==> flow/design.v <==
`timescale 1ns / 1ps
module OV7670_MemController (
    input  logic        clk,
    input  logic        reset,
    input  logic        href,
    input  logic        vsync,
    input  logic [ 7:0] ov7670_data,
    output logic        we,
    output logic [16:0] wAddr,
    output logic [15:0] wData,
    output logic        camera_dp_en,
    output logic        v_finish_camera,
    output logic [ 9:0] x_pixel_camera,
    output logic [ 9:0] y_pixel_camera
);
    logic [15:0] pixel_data;
    logic [ 9:0] h_counter;   
    logic [ 9:0] v_counter;   
    assign wAddr = v_counter * 320 + h_counter[9:1];
    assign wData = pixel_data;
    assign x_pixel_camera = h_counter / 2;
    assign y_pixel_camera = v_counter;
    assign camera_dp_en = ((x_pixel_camera < 320) && (y_pixel_camera < 240));
    always_ff @(posedge clk, posedge reset) begin
        if (reset) begin
            h_counter  <= 0;
            pixel_data <= 0;
            we         <= 1'b0;
        end else begin
            if (href) begin
                h_counter <= h_counter + 1;
                if (h_counter[0] == 0) begin
                    pixel_data[15:8] <= ov7670_data;
                    we               <= 1'b0;
                end else begin
                    pixel_data[7:0] <= ov7670_data;
                    we              <= 1'b1;
                end
            end else begin
                h_counter <= 0;
                we        <= 1'b0;
            end
        end
    end
    always_ff @(posedge clk, posedge reset) begin
        if (reset) begin
            v_counter <= 0;
        end else begin
            if (vsync) begin
                v_counter <= 0;
            end else begin
                if (h_counter == (320 * 2 - 1)) begin
                    v_counter <= v_counter + 1;
                end
            end
        end
    end
    logic v_sync_flag;
    always_ff @(posedge clk or posedge reset) begin
        if (reset) begin
            v_sync_flag <= 0;
            v_finish_camera <= 0;
        end else if (vsync) begin
            if (!v_sync_flag) begin
                v_sync_flag <= 1;
                v_finish_camera <= 1;
            end else begin
                v_finish_camera <= 0;
            end
        end else begin
            v_sync_flag <= 0;
            v_finish_camera <= 0;
        end
    end
endmodule
module negedge_detect (
    input  logic clk,
    input  logic reset,
    input  logic x,
    output logic o_tick
);
    logic tmp_reg;
    always_ff @(posedge clk or posedge reset) begin
        if (reset) begin
            tmp_reg <= 0;
        end else begin
            tmp_reg <= x;
        end
    end
    assign o_tick = (~x) & tmp_reg;
endmodule
`timescale 1ns / 1ps
module rgb_to_hsv (
    input  logic [4:0] r_data,
    input  logic [5:0] g_data,
    input  logic [4:0] b_data,
    output logic [1:0] r_g_decision,     
    output logic [7:0] s_data,
    output logic [7:0] v_data
);
    localparam GREEN_R_MAX_THRESHOLD = 120;
    localparam GREEN_G_MIN_THRESHOLD = 180;
    localparam GREEN_B_MAX_THRESHOLD = 120;
    localparam RED_R_MIN_THRESHOLD = 190;
    localparam RED_G_MAX_THRESHOLD = 100;
    localparam RED_B_MAX_THRESHOLD = 100;
    logic [7:0] r_8b;
    logic [7:0] g_8b;
    logic [7:0] b_8b;
    logic [7:0] max_val;
    logic [7:0] min_val;
    assign r_8b = {r_data, r_data[4:2]};
    assign g_8b = {g_data, g_data[5:4]};
    assign b_8b = {b_data, b_data[4:2]};
    always_comb begin
        if ((g_8b >= GREEN_G_MIN_THRESHOLD) && (r_8b <= GREEN_R_MAX_THRESHOLD) && (b_8b <= GREEN_B_MAX_THRESHOLD)) begin
            r_g_decision = 1;
        end
        else if ((r_8b >= RED_R_MIN_THRESHOLD) && (g_8b <= RED_G_MAX_THRESHOLD) && (b_8b <= RED_B_MAX_THRESHOLD)) begin
            r_g_decision = 0;
        end else begin
            r_g_decision = 2;
        end
    end
    find_max_val U_MAX_VAL (
        .x1 (r_8b),
        .x2 (g_8b),
        .x3 (b_8b),
        .max(max_val)
    );
    find_min_val U_MIN_VAL (
        .x1 (r_8b),
        .x2 (g_8b),
        .x3 (b_8b),
        .min(min_val)
    );
    assign v_data = max_val;
    always_comb begin
        if (!max_val) begin
            s_data = 0;
        end else begin
            s_data = ((max_val - min_val) * 255) / max_val;
        end
    end
endmodule
module find_max_val (
    input  logic [7:0] x1,
    input  logic [7:0] x2,
    input  logic [7:0] x3,
    output logic [7:0] max
);
    logic [7:0] temp_max;
    assign temp_max = (x1 > x2) ? x1 : x2;
    assign max = (temp_max > x3) ? temp_max : x3;
endmodule
module find_min_val (
    input  logic [7:0] x1,
    input  logic [7:0] x2,
    input  logic [7:0] x3,
    output logic [7:0] min
);
    logic [7:0] temp_min;
    assign temp_min = (x1 < x2) ? x1 : x2;
    assign min = (temp_min < x3) ? temp_min : x3;
endmodule
`timescale 1ns / 1ps
module Label_Gen (
    input  logic [7:0] s_data,
    input  logic [7:0] v_data,
    input  logic [1:0] r_g_decision,
    output logic [2:0] label_data
);
    localparam ROAD = 0;
    localparam WALK_ROAD = 1;
    localparam BACKGROUND = 2;
    localparam CAR = 3;
    localparam HUMAN = 4;
    localparam ROAD_V_THRESHOLD = 38;
    localparam ROAD_S_THRESHOLD = 77;
    localparam WALK_V_THRESHOLD = 179;
    localparam WALK_S_THRESHOLD = 51;
    always_comb begin
        if (r_g_decision == 0) begin
            label_data = CAR;
        end 
        else if (r_g_decision == 1) begin
            label_data = HUMAN;
        end 
        else if ((v_data >= WALK_V_THRESHOLD) && (s_data <= WALK_S_THRESHOLD)) begin
            label_data = WALK_ROAD;
        end
        else if((v_data <= ROAD_V_THRESHOLD) && (s_data <= ROAD_S_THRESHOLD)) begin
            label_data = ROAD;
        end 
        else begin
            label_data = BACKGROUND;
        end
    end
endmodule
`timescale 1ns / 1ps
module cam_pixel_labeler (
    input  logic        clk,
    input  logic        reset,
    input  logic        href,
    input  logic        vsync,
    input  logic [ 7:0] ov7670_data,
    output logic        we,
    output logic [16:0] wAddr,
    output logic [ 2:0] label_data,
    output logic        camera_dp_en,
    output logic        v_finish_camera,
    output logic [ 9:0] x_pixel_camera,
    output logic [ 9:0] y_pixel_camera
);
    logic [15:0] ov7670_wData;
    logic [ 1:0] r_g_decision;
    logic [ 7:0] s_data;
    logic [ 7:0] v_data;
    OV7670_MemController U_OV7670_MemController (
        .clk            (clk),
        .reset          (reset),
        .href           (href),
        .vsync          (vsync),
        .ov7670_data    (ov7670_data),
        .we             (we),
        .wAddr          (wAddr),
        .wData          (ov7670_wData),
        .camera_dp_en   (camera_dp_en),
        .v_finish_camera(v_finish_camera),
        .x_pixel_camera (x_pixel_camera),
        .y_pixel_camera (y_pixel_camera)
    );
    rgb_to_hsv U_rgb_to_hsv (
        .r_data      (ov7670_wData[15:11]),
        .g_data      (ov7670_wData[10:5]),
        .b_data      (ov7670_wData[4:0]),
        .s_data      (s_data),
        .v_data      (v_data),
        .r_g_decision(r_g_decision)
    );
    Label_Gen U_Label_Gen (
        .r_g_decision(r_g_decision),
        .s_data      (s_data),
        .v_data      (v_data),
        .label_data  (label_data)
    );
endmodule
Tool chain data of cam_pixel_labeler
The steps from the RTL of cam_pixel_labeler to its reports follow in flow order.
Lines are those of the file above, counted from 1.
Library cell names are shortened.
The mark - stands for no value.

design
  design top = cam_pixel_labeler
  clock = clk
  library = sky130hd
  library corner = tt_025C_1v80

Word level
Yosys after proc, flatten, opt, wreduce and memory -nomap, before mapping. Memory bits, and registers merged into a memory's read port (data or address), are not among the register bits. Print and check cells are not counted. Equal cells are merged and count once.

bit counts
  output and inout bits = 43
  word-level cells = 64
  register bits after elaboration = 39
  input bits = 12

operators by class
  $add $sub $neg = 4
  eq/ne operators = 2
  mux-type cells = 19
  reduce/logical cells = 12
  div/mod/pow operators = 1
  multiply operators = 2
  bitwise operators = 1
  order comparisons = 16

operators with widths
  operator                                                         number
  divider 32 x 8 -> 32 bit                                         1
  multiplier 32 x 8 -> 32 bit (second input constant)              1
  less-or-equal comparator 8 x 7 -> 1 bit (second input constant)  5
  2-to-1 mux 8 bit                                                 5
  multiplier 10 x 3 -> 11 bit (second input constant)              1
  2-to-1 mux 10 bit                                                3
  >= comparator 8 bit (second input constant)                      3
  adder 10 x 1 -> 10 bit (second input constant)                   2
  adder 17 x 9 -> 17 bit                                           1
  less-or-equal comparator 8 x 6 -> 1 bit (second input constant)  2
  greater-than comparator 8 bit                                    2
  less-than comparator 8 bit                                       2
  == test 10 bit (second input constant)                           1
  less-than comparator 10 x 8 -> 1 bit (second input constant)     1
  subtractor 8 x 8 -> 9 bit                                        1
  less-than comparator 9 bit (second input constant)               1
  2-to-1 mux 3 bit                                                 3
  logical NOT 8 bit                                                1
  logical AND 1 bit                                                7
  2-to-1 mux 2 bit                                                 3
  2-to-1 mux 1 bit                                                 5
  AND reduction 2 bit                                              2
  == test 2 x 1 -> 1 bit (second input constant)                   1
  logical NOT 2 bit                                                1
  nonzero test 2 bit                                               1
  inverter 1 bit                                                   1

Logic depth
Longest topological path by Yosys (ltp), each cell counted once; first at word level (registers and memories cut), then after technology mapping (sequential cells cut; the memories' decode and read muxes count).

depth
  depth after elaboration = 14
  ABC_AREA = 0
  depth in mapped cells = 478
  mapped depth without buffers = 448

After synthesis
Source: synth_stat.txt of the flow (Yosys; design flattened, memories mapped). It holds for the ABC_AREA given above (unset counts as 0); a run with the other value may have another netlist.

mapped netlist
  standard cells after synthesis = 3185
  mapped flip-flops = 39
  sequential part of the area = 975.9 um2
  synthesis area = 23988.0 um2
  buffer cells = 96

cell types
  cell     number  total area (um2)
  ha_1     301     3.77E+03
  o21a_1   154     1.16E+03
  xnor2_1  130     1.14E+03
  a21oi_1  207     1.04E+03
  nand2_1  277     1.04E+03
  dfrtp_1  39      975.936
  nor2_1   248     930.893
  nor3_1   183     915.878
  xor2_1   72      630.605
  fa_1     31      620.595
  o21ai_0  114     570.547
  o31ai_1  75      563.04
  inv_1    149     559.286
  mux2_2   48      540.518
  mux2i_1  47      470.451
  nand3_1  81      405.389
  a21o_1   48      360.346
  nand4_1  45      281.52

Other cell types: 156; their cells: 936.
The figures by module come from a second, unflattened synthesis with its own total; it is not the netlist above.

unflattened totals
  cell total of the unflattened synthesis = 3569
  area (unflattened synthesis) = 25494.5 um2

Each row is one instance without its submodules.

by module
  module                seq. area (um2)  area (um2)  times used  cells
  rgb_to_hsv            0.0              21797.2     1           3173
  OV7670_MemController  975.9            2344.7      1           213
  find_max_val          0.0              688.2       1           98
  find_min_val          0.0              570.5       1           71
  Label_Gen             0.0              93.8        1           14
  cam_pixel_labeler     0.0              0.0         1           0

Timing after synthesis
Path of least setup slack by OpenSTA after synthesis, without wires, with an ideal clock, recovery checks aside; 20% of the period is set as input and as output delay. Where synthesis merged equal registers, the netlist keeps one of their names.

timing path after synthesis
  kind = register to output
  start point = reg U_OV7670_MemController.pixel_data[6]
  end point = out label_data[1]
  path delay = 87.373 ns
  stages on the path = 457
  time at the first pin = 0.000 ns
  path slack = 32.627 ns
  arrival time = 87.373 ns
  data required time = 120.000 ns
  path buffers = 33
  clock period = 150.0 ns
  output delay = 30.000 ns
  synthesis period reached = 117.373 ns

"path delay" is the arrival time less input delay plus setup time.
At an output port there is no setup time.
"stages on the path": output pins that drive a net of the path, with the launching flip-flop's if there is one; two outputs of one cell count as two.
"synthesis period reached" = period - worst setup slack (recovery checks aside). The figure is calculated, with input and output delays left at 20% of the set period.
The rows between start and end are the longest chain of elaborated cells between them; the timing report does not say that the signal goes this way. Where chains are equally long, one stands for them.
A line is the first line of the expression or statement that the cell stems from. Yosys adds cells for indexed reads and writes and turns some case tables into memories.

between the ends, after synthesis
  cells stage by stage = dfrtp_1 > inv_1 > ha_1 > and4_1 > nand2b_1 > a21o_1 > buf_4 > a21o_1 > and2_1 > ha_1 > nand2_1 > nor3_1 > a31oi_4 > and2_4 > buf_12 > a21oi_1 > inv_1 > ha_1 > (+421 left out) > and3_2 > buf_4 > nand2_1 > o31ai_1 > ha_1 > o21a_1 > o21ai_0 > nand2b_1 > a21o_1 > a21o_1 > a21o_1 > a21oi_1 > nand2_1 > nor4_1 > nand4_1 > nor2_1 > o211ai_4 > a21o_1
  cells in the longest elaborated chain = 14
  elaborated cells between the ends (all ways) = 33
  RTL lines with such cells = 12
  classes of those cells = add/sub: 1; mul: 1; div: 1; compare: 10; eq/ne: 1; mux: 11; reduce/logical: 8

RTL lines, path after synthesis
  item                                     RTL line  source
  start: declaration                       16        logic [15:0] pixel_data;
  start: assignment                        27        pixel_data <= 0;
  start: assignment                        36        pixel_data[7:0] <= ov7670_data;
  greater-than comparator 8 bit            153       assign temp_max = (x1 > x2) ? x1 : x2;
  2-to-1 mux 8 bit                         153
  greater-than comparator 8 bit            154       assign max = (temp_max > x3) ? temp_max : x3;
  2-to-1 mux 8 bit                         154
  subtractor 8 x 8 -> 9 bit                142       s_data = ((max_val - min_val) * 255) / max_val;
  multiplier 32 x 8 -> 32 bit              142
  divider 32 x 8 -> 32 bit                 142
  2-to-1 mux 8 bit                         139       if (!max_val) begin
  less-or-equal comparator 8 x 7 -> 1 bit  192       else if((v_data <= ROAD_V_THRESHOLD) && (s_data <= ROAD_S_THRESHOLD)) begin
  logical AND 1 bit                        192
  2-to-1 mux 2 bit                         192
  2-to-1 mux 3 bit                         189       else if ((v_data >= WALK_V_THRESHOLD) && (s_data <= WALK_S_THRESHOLD)) begin
  2-to-1 mux 3 bit                         186       else if (r_g_decision == 1) begin
  2-to-1 mux 3 bit                         183       if (r_g_decision == 0) begin
  end: declaration                         209       output logic [ 2:0] label_data,

Timing after layout
From the final timing report of stored run 2: the path of least setup slack in the routed layout; clock arrival at registers is part of the times.

timing path post-layout
  kind = register to output
  start point = reg U_OV7670_MemController.pixel_data[10]
  end point = out label_data[1]
  output delay = 30.00 ns
  time at the first pin = 0.28 ns
  clock period = 150.0 ns
  path slack = 19.51 ns
  data required time = 120.00 ns
  stages on the path = 429
  path buffers = 7
  arrival time = 100.49 ns

The rows between start and end are the longest chain of elaborated cells between them; the timing report does not say that the signal goes this way. Where chains are equally long, one stands for them.

between the ends, post-layout
  cells stage by stage = dfrtp_1 > inv_1 > ha_1 > and4_1 > a21boi_2 > nor2_1 > mux2_2 > ha_1 > o21ai_1 > a21oi_1 > nand2_1 > o31ai_2 > a21oi_1 > a21o_1 > ha_1 > fa_1 > nor2_1 > mux2i_1 > (+393 left out) > and3_2 > nand2_1 > o31ai_1 > ha_1 > o21a_1 > o21ai_0 > nand2b_1 > a21o_1 > a21o_1 > a21o_1 > a21oi_1 > nand2_1 > nor4_1 > nand4_1 > nor2_1 > o211ai_4 > a21o_1 > clkdlybuf4s50_1
  cells in the longest elaborated chain = 14
  elaborated cells between the ends (all ways) = 33
  RTL lines with such cells = 12
  classes of those cells = add/sub: 1; mul: 1; div: 1; compare: 10; eq/ne: 1; mux: 11; reduce/logical: 8

RTL lines, path post-layout
  item                                     RTL line  source
  start: declaration                       16        logic [15:0] pixel_data;
  start: assignment                        27        pixel_data <= 0;
  start: assignment                        33        pixel_data[15:8] <= ov7670_data;
  greater-than comparator 8 bit            153       assign temp_max = (x1 > x2) ? x1 : x2;
  2-to-1 mux 8 bit                         153
  greater-than comparator 8 bit            154       assign max = (temp_max > x3) ? temp_max : x3;
  2-to-1 mux 8 bit                         154
  subtractor 8 x 8 -> 9 bit                142       s_data = ((max_val - min_val) * 255) / max_val;
  multiplier 32 x 8 -> 32 bit              142
  divider 32 x 8 -> 32 bit                 142
  2-to-1 mux 8 bit                         139       if (!max_val) begin
  less-or-equal comparator 8 x 7 -> 1 bit  192       else if((v_data <= ROAD_V_THRESHOLD) && (s_data <= ROAD_S_THRESHOLD)) begin
  logical AND 1 bit                        192
  2-to-1 mux 2 bit                         192
  2-to-1 mux 3 bit                         189       else if ((v_data >= WALK_V_THRESHOLD) && (s_data <= WALK_S_THRESHOLD)) begin
  2-to-1 mux 3 bit                         186       else if (r_g_decision == 1) begin
  2-to-1 mux 3 bit                         183       if (r_g_decision == 0) begin
  end: declaration                         209       output logic [ 2:0] label_data,

==> results <==
Measured data: module cam_pixel_labeler, platform sky130hd, 5 stored runs of the flow under differing settings, order arbitrary. Input and output delays are each 20% of the period that was set; the output load is 0.01 pF.
"clock period achieved" is the run's clock period less its worst setup slack. It is reckoned from that one timing run; input and output delays stay at 20% of the period that was set.
"critical path time" = time allowed to the worst setup path (clock period - input delay - output delay, where it has them) - its slack; a late launch clock adds to it, a late capture clock takes from it.
Among the settings, n/a means not set for that run.
Results: n/a = not shown.

name                                          stored run 1  stored run 2        stored run 3        stored run 4        stored run 5
CAP_MARGIN                                    20            20                  20                  15                  20
CELL_PAD_IN_SITES_DETAIL_PLACEMENT            0             n/a                 0                   1                   n/a
CORE_ASPECT_RATIO                             0.52          n/a                 n/a                 1.05                1.33
CORE_MARGIN                                   2             2                   2                   2                   2
CORE_UTILIZATION                              48            56                  70                  51                  56
CTS_CLUSTER_DIAMETER                          257           n/a                 360                 n/a                 212
CTS_CLUSTER_SIZE                              79            72                  n/a                 11                  72
GPL_TIMING_DRIVEN                             1             n/a                 1                   n/a                 n/a
MIN_ROUTING_LAYER                             met2          n/a                 n/a                 n/a                 met2
PLACE_DENSITY                                 0.77          n/a                 n/a                 n/a                 n/a
SETUP_SLACK_MARGIN                            1.7           n/a                 n/a                 5.0                 n/a
SLEW_MARGIN                                   40            20                  20                  20                  20
TNS_END_PERCENT                               95            n/a                 80                  75                  n/a
period_ns                                     97.1          150.0               165.0               185.0               150.0
GPL_ROUTABILITY_DRIVEN                        n/a           n/a                 1                   1                   n/a
PLACE_DENSITY_LB_ADDON                        n/a           n/a                 0.26                0.28                n/a
CELL_PAD_IN_SITES_GLOBAL_PLACEMENT            n/a           n/a                 n/a                 0                   n/a
MAX_ROUTING_LAYER                             n/a           n/a                 n/a                 met5                met4
worst setup slack after layout (ns)           n/a           19.508              30.665              42.920              16.730
worst hold slack (ns)                         n/a           0.389               0.406               0.412               0.405
final utilization (%)                         n/a           58.9                73.5                53.6                58.6
critical path time (ns)                       n/a           100.49              101.33              105.08              103.27
worst setup path kind                         n/a           register to output  register to output  register to output  register to output
standard-cell area of the final layout (um2)  n/a           24822.6             24718.7             24956.4             24831.3
chip area after synthesis (Yosys) (um2)       n/a           23988.0             23988.0             23988.0             23988.0
clock period achieved (ns)                    n/a           130.492             134.335             142.080             133.270
area of the die (um2)                         n/a           44506.2             35764.5             48786.5             44524.2
total negative slack (ns)                     n/a           0.000               0.000               0.000               0.000

Stored run 1: no final report: routing broke off with GRT-0116
